==> flow/design.v <==
module pwm_hw(
input clk,      			 
input reset,  			     
input red,                   
input green,                 
input blue,                  
output [19:0] Red_High_HW,   
output [19:0] Red_Low_HW,    
output [19:0] Green_High_HW, 
output [19:0] Green_Low_HW,  
output [19:0] Blue_High_HW,  
output [19:0] Blue_Low_HW    
             );
HW_PWM Red(.clk(clk),.reset(reset),.Colour_input(red),.High_Count(Red_High_HW),.Low_Count(Red_Low_HW));           
HW_PWM Green(.clk(clk),.reset(reset),.Colour_input(green),.High_Count(Green_High_HW), .Low_Count(Green_Low_HW));  
HW_PWM Blue(.clk(clk),.reset(reset),.Colour_input(blue),.High_Count(Blue_High_HW), .Low_Count(Blue_Low_HW));      
endmodule
module HW_PWM(
input clk,                     
input reset,                   
input Colour_input,            
output reg [19:0] High_Count,  
output reg [19:0] Low_Count    
            );
reg PrevPwm;                   
reg [19:0]Count;               
always@(posedge clk)
begin
if (!reset)                    
    begin
	Count<=20'b0;
	High_Count<=20'b0;
	Low_Count<=20'b0;          
	PrevPwm<=1'b0;
	end
else if(Colour_input==1)       
   begin
	if(PrevPwm!=Colour_input)  
		begin
 		Low_Count<=Count;      
		PrevPwm<=1'b1;         
		Count<=20'b0;          
		end
	else
		begin                  
		Count<=Count+1'b1;     
		end
  end
else if(Colour_input==0)       
	begin
	if(PrevPwm!=Colour_input)  
		begin
		High_Count<=Count;     
		PrevPwm<=Colour_input; 
		Count<=20'b0;          
		end
else
     begin                     
     Count<=Count+1'b1;        
     end     
end
end			
endmodule			
--- tool output ---
From RTL to reports: pwm_hw --
Tool output for the design above before and after an edit, in the order of the flow. "unedited" refers to lines of the RTL above, "edited" to lines of the edited file. "change": "edited" minus "unedited" as printed here. Cell names lack the library's common part. Not given: --
Design: top module pwm_hw, clock clk, library sky130hd, timing corner tt_025C_1v80

The edit --
The edit as a unified diff against the file above. The edit is scripted: it alters the design's behaviour and was not made to optimise anything.
begin of diff
@@ -27,12 +27,5 @@
 always@(posedge clk)
 begin
-if (!reset)                    
-    begin
-	Count<=20'b0;
-	High_Count<=20'b0;
-	Low_Count<=20'b0;          
-	PrevPwm<=1'b0;
-	end
-else if(Colour_input==1)       
+if(Colour_input==1)       
    begin
 	if(PrevPwm!=Colour_input)  
end of diff

Word-level counts --
Source: Yosys, flattened and elaborated, memories not mapped. Widths are those after wreduce. Registers that Yosys merges into a memory's read port (data or address) are not register bits. Print and check cells do not count. Equal cells are merged and count once.
Bit counts:
- register bits | unedited 183, edited 183, change 0
- word-level cells | unedited 40, edited 36, change -4
- input bits | unedited 5, edited 5, change 0
Cells by class:
- mux-type cells | unedited 9, edited 9, change 0
- reduce/logical cells | unedited 9, edited 6, change -3
- eq/ne operators | unedited 3, edited 3, change 0
- add/subtract/negate cells | unedited 3, edited 3, change 0
- bitwise operators | unedited 4, edited 3, change -1
Operator list:
- OR reduction 2 bit | unedited 3, edited 0, change -3
- NOT 1 bit | unedited 4, edited 3, change -1
- two-way mux 1 bit | unedited 9, edited 9, change 0
- AND reduction 2 bit | unedited 6, edited 6, change 0
- adder 20 x 1 -> 20 bit (second input constant) | unedited 3, edited 3, change 0
- != test 1 bit | unedited 3, edited 3, change 0

Longest topological paths --
Yosys ltp: most cells in a row. Word level: on the elaborated netlist, between registers, memories and ports. Mapped: between sequential cells and ports; inverters and the memories' decode and read muxes count.
Depth:
- depth after elaboration | unedited 3, edited 3, change 0
- ABC_AREA | unedited 0, edited 0
- gate-level depth with buffers | unedited 6, edited 6, change 0
- gate-level depth less buffers | unedited 5, edited 5, change 0

Mapped cells and area --
Yosys stat after the flow's synthesis: flattened, memories mapped to cells. It holds for the ABC_AREA given above (unset counts as 0); a run with the other value may have another netlist.
Cells by type:
- dfxtp_1 | unedited 183, edited 60, change -123
- nor2b_1 | unedited 123, edited 0, change -123
- edfxtp_1 | unedited 0, edited 123, change +123
- mux2i_1 | unedited 125, edited 7, change -118
- clkbuf_1 | unedited 34, edited 5, change -29
- nand2_1 | unedited 12, edited 23, change +11
- nand3_1 | unedited 27, edited 19, change -8
- nor2_1 | unedited 43, edited 37, change -6
- xnor2_1 | unedited 23, edited 17, change -6
- nand2b_1 | unedited 0, edited 6, change +6
- inv_1 | unedited 11, edited 16, change +5
- and3_1 | unedited 9, edited 4, change -5
- nand4_1 | unedited 14, edited 17, change +3
- and2_1 | unedited 0, edited 3, change +3
- xor2_1 | unedited 13, edited 15, change +2
- nor3_1 | unedited 10, edited 8, change -2
- nor4_1 | unedited 7, edited 5, change -2
- a31oi_1 | unedited 2, edited 0, change -2
The list need not be complete.
Synthesis totals:
- sequential part of the area (µm²) | unedited 3663.5, edited 4894.7, change +1231.2
- mapped cells | unedited 703, edited 430, change -273
- mapped flip-flops | unedited 183, edited 183, change 0
- synthesis area (µm²) | unedited 7258.2, edited 6372.4, change -885.8
By module: a second synthesis without flattening, with its own total; a netlist apart from the flattened one above.
Unflattened totals:
- cell total of the unflattened synthesis | unedited 705, edited 426, change -279
- area (unflattened synthesis) (µm²) | unedited 7319.5, edited 6384.9, change -934.6
Rows give one instance, submodules left out.
Modules, unedited:
- HW_PWM | cells 235, seq. area 1221.2 µm², instances 3, area 2439.8 µm²
- pwm_hw | cells 0, seq. area 0.0 µm², instances 1, area 0.0 µm²
Modules, edited:
- HW_PWM | cells 142, seq. area 1631.6 µm², instances 3, area 2128.3 µm²
- pwm_hw | cells 0, seq. area 0.0 µm², instances 1, area 0.0 µm²

Path before layout --
Source: OpenSTA report_checks on the synthesized netlist (no wires, ideal clock, input and output delay 20% of the period each), path of least setup slack; recovery checks are left aside. Register names are those of the netlist, which keeps one name where synthesis merged equal registers.
Timing post-synthesis:
- path type | unedited input port to flip-flop, edited flip-flop to flip-flop
- from | unedited input port green, edited register Red.Count[0]
- to | unedited register Green.Count[14], edited register Red.Count[16]
- delay of the path (ps) | unedited 1357, edited 1782, change +425
- path slack (ps) | unedited 243, edited 218, change -25
- arrival time (ps) | unedited 1698, edited 1711, change +13
- driving pins on the path | unedited 6, edited 6, change 0
- buffers on the path | unedited 1, edited 0, change -1
- clock period (ps) | unedited 2000, edited 2000, change 0
- input delay (ps) | unedited 400
- synthesis period reached (ps) | unedited 1757, edited 1782, change +25
"delay of the path" is the arrival time less input delay plus setup time. "driving pins on the path" counts driving pins, that of a launching flip-flop among them; a cell with two outputs on the path counts twice. "synthesis period reached" = period - worst setup slack (recovery checks aside). The figure is calculated, with input and output delays left at 20% of the set period. The rows between start and end are the longest chain of elaborated cells between them; the timing report does not say that the signal goes this way. Where chains are equally long, one stands for them. Each line given opens the expression or statement behind the cell; cells for indexed reads and writes are added by Yosys, which also makes memories of some case tables. At most two assigning lines are given for a register; there are more.
On the way, post-synthesis, unedited: cell sequence inv_1 -> ha_1 -> clkbuf_1 -> nand2_1 -> or4_1 -> nand2_1, cells in the longest elaborated chain 2
RTL lines, path post-synthesis, unedited:
- from (decl) | RTL line 5 | input green,
- != test 1 bit | RTL line 38 | if(PrevPwm!=Colour_input)
- OR reduction 2 bit
- to (assign) | RTL line 46 | Count<=Count+1'b1;
- to (assign) | RTL line 59 | Count<=Count+1'b1;
- to (decl) | RTL line 26 | reg [19:0]Count;
On the way, post-synthesis, edited: cell sequence dfxtp_1 -> ha_1 -> nand3_1 -> or4_4 -> or3_1 -> a21oi_1, cells in the longest elaborated chain 1
RTL lines, path post-synthesis, edited:
- from (decl) | RTL line 26 | reg [19:0]Count;
- from (assign) | RTL line 39 | Count<=Count+1'b1;
- from (assign) | RTL line 52 | Count<=Count+1'b1;
- adder 20 x 1 -> 20 bit | RTL line 39
- to (assign) | RTL line 39
- to (assign) | RTL line 52
- to (decl) | RTL line 26

Timing after layout --
From the final timing report of each run of set A: the path of least setup slack in the routed layout; clock arrival at registers is part of the times. The report prints the path's times to 10 ps; the period is as set.
Timing post-layout:
- path type | unedited flip-flop to flip-flop, edited flip-flop to flip-flop
- from | unedited register Red.Count[4], edited register Red.Count[1]
- to | unedited register Red.Count[15], edited register Red.Count[16]
- buffers on the path | unedited 0, edited 0, change 0
- clock period (ps) | unedited 2000, edited 2000, change 0
- arrival time (ps) | unedited 2100, edited 2260, change +160
- path slack (ps) | unedited 250, edited 90, change -160
- driving pins on the path | unedited 5, edited 6, change +1
The rows between start and end are the longest chain of elaborated cells between them; the timing report does not say that the signal goes this way. Where chains are equally long, one stands for them. At most two assigning lines are given for a register; there are more.
On the way, post-layout, unedited: cell sequence dfxtp_1 -> nand4_1 -> or4_4 -> or3_1 -> a21oi_1, cells in the longest elaborated chain 1
RTL lines, path post-layout, unedited:
- from (decl) | RTL line 26 | reg [19:0]Count;
- from (assign) | RTL line 46 | Count<=Count+1'b1;
- from (assign) | RTL line 59 | Count<=Count+1'b1;
- adder 20 x 1 -> 20 bit | RTL line 46
- to (assign) | RTL line 46
- to (assign) | RTL line 59
- to (decl) | RTL line 26
On the way, post-layout, edited: cell sequence dfxtp_1 -> ha_1 -> nand3_1 -> or4_4 -> or3_1 -> a21oi_1, cells in the longest elaborated chain 1
RTL lines, path post-layout, edited:
- from (decl) | RTL line 26 | reg [19:0]Count;
- from (assign) | RTL line 39 | Count<=Count+1'b1;
- from (assign) | RTL line 52 | Count<=Count+1'b1;
- adder 20 x 1 -> 20 bit | RTL line 39
- to (assign) | RTL line 39
- to (assign) | RTL line 52
- to (decl) | RTL line 26

Measured runs --
Both versions went through the flow (Yosys, OpenROAD) with the same settings in each pair. Constraints: input delay and output delay 20% of the set period each, output load 0.01 pF.
Settings, set A: CORE_UTILIZATION 40, PLACE_DENSITY 0.6, period_ns 2.0, CAP_MARGIN 20, CORE_MARGIN 2, SLEW_MARGIN 20
Results, set A:
- standard-cell area after layout (µm²) | unedited 9541.6, edited 8683.3, change -858.3
- clock period reached (ps) | unedited 1754, edited 1912, change +158
- utilization after layout (%) | unedited 53.3, edited 55.3, change +2.0
- post-route setup TNS (ps) | unedited 0, edited 0, change 0
- setup slack of the worst path (ps) | unedited 246, edited 88, change -158
- final worst hold slack (ps) | unedited 304, edited 487, change +183
- die size (µm²) | unedited 19239.1, edited 16955.9, change -2283.2
- mapped cell area after synthesis (µm²) | unedited 7258.2, edited 6372.4, change -885.8
Settings, set B: ABC_AREA 1, CORE_MARGIN 6, CORE_UTILIZATION 42, GPL_ROUTABILITY_DRIVEN 0, MAX_ROUTING_LAYER met4, PLACE_DENSITY 0.78, SLEW_MARGIN 25, TNS_END_PERCENT 85, period_ns 1.53, CAP_MARGIN 20
Results, set B:
- standard-cell area after layout (µm²) | unedited 9116.2, edited 8775.9, change -340.3
- clock period reached (ps) | unedited 1379, edited 1455, change +76
- utilization after layout (%) | unedited 56.4, edited 57.3, change +0.9
- post-route setup TNS (ps) | unedited 0, edited 0, change 0
- setup slack of the worst path (ps) | unedited 151, edited 75, change -76
- final worst hold slack (ps) | unedited 310, edited 463, change +153
- die size (µm²) | unedited 20156.9, edited 19046.8, change -1110.1
- mapped cell area after synthesis (µm²) | unedited 7095.6, edited 6668.9, change -426.7
"clock period reached" is the run's clock period less its worst setup slack. It is reckoned from that one timing run; input and output delays stay at 20% of the period that was set.
--- end ---
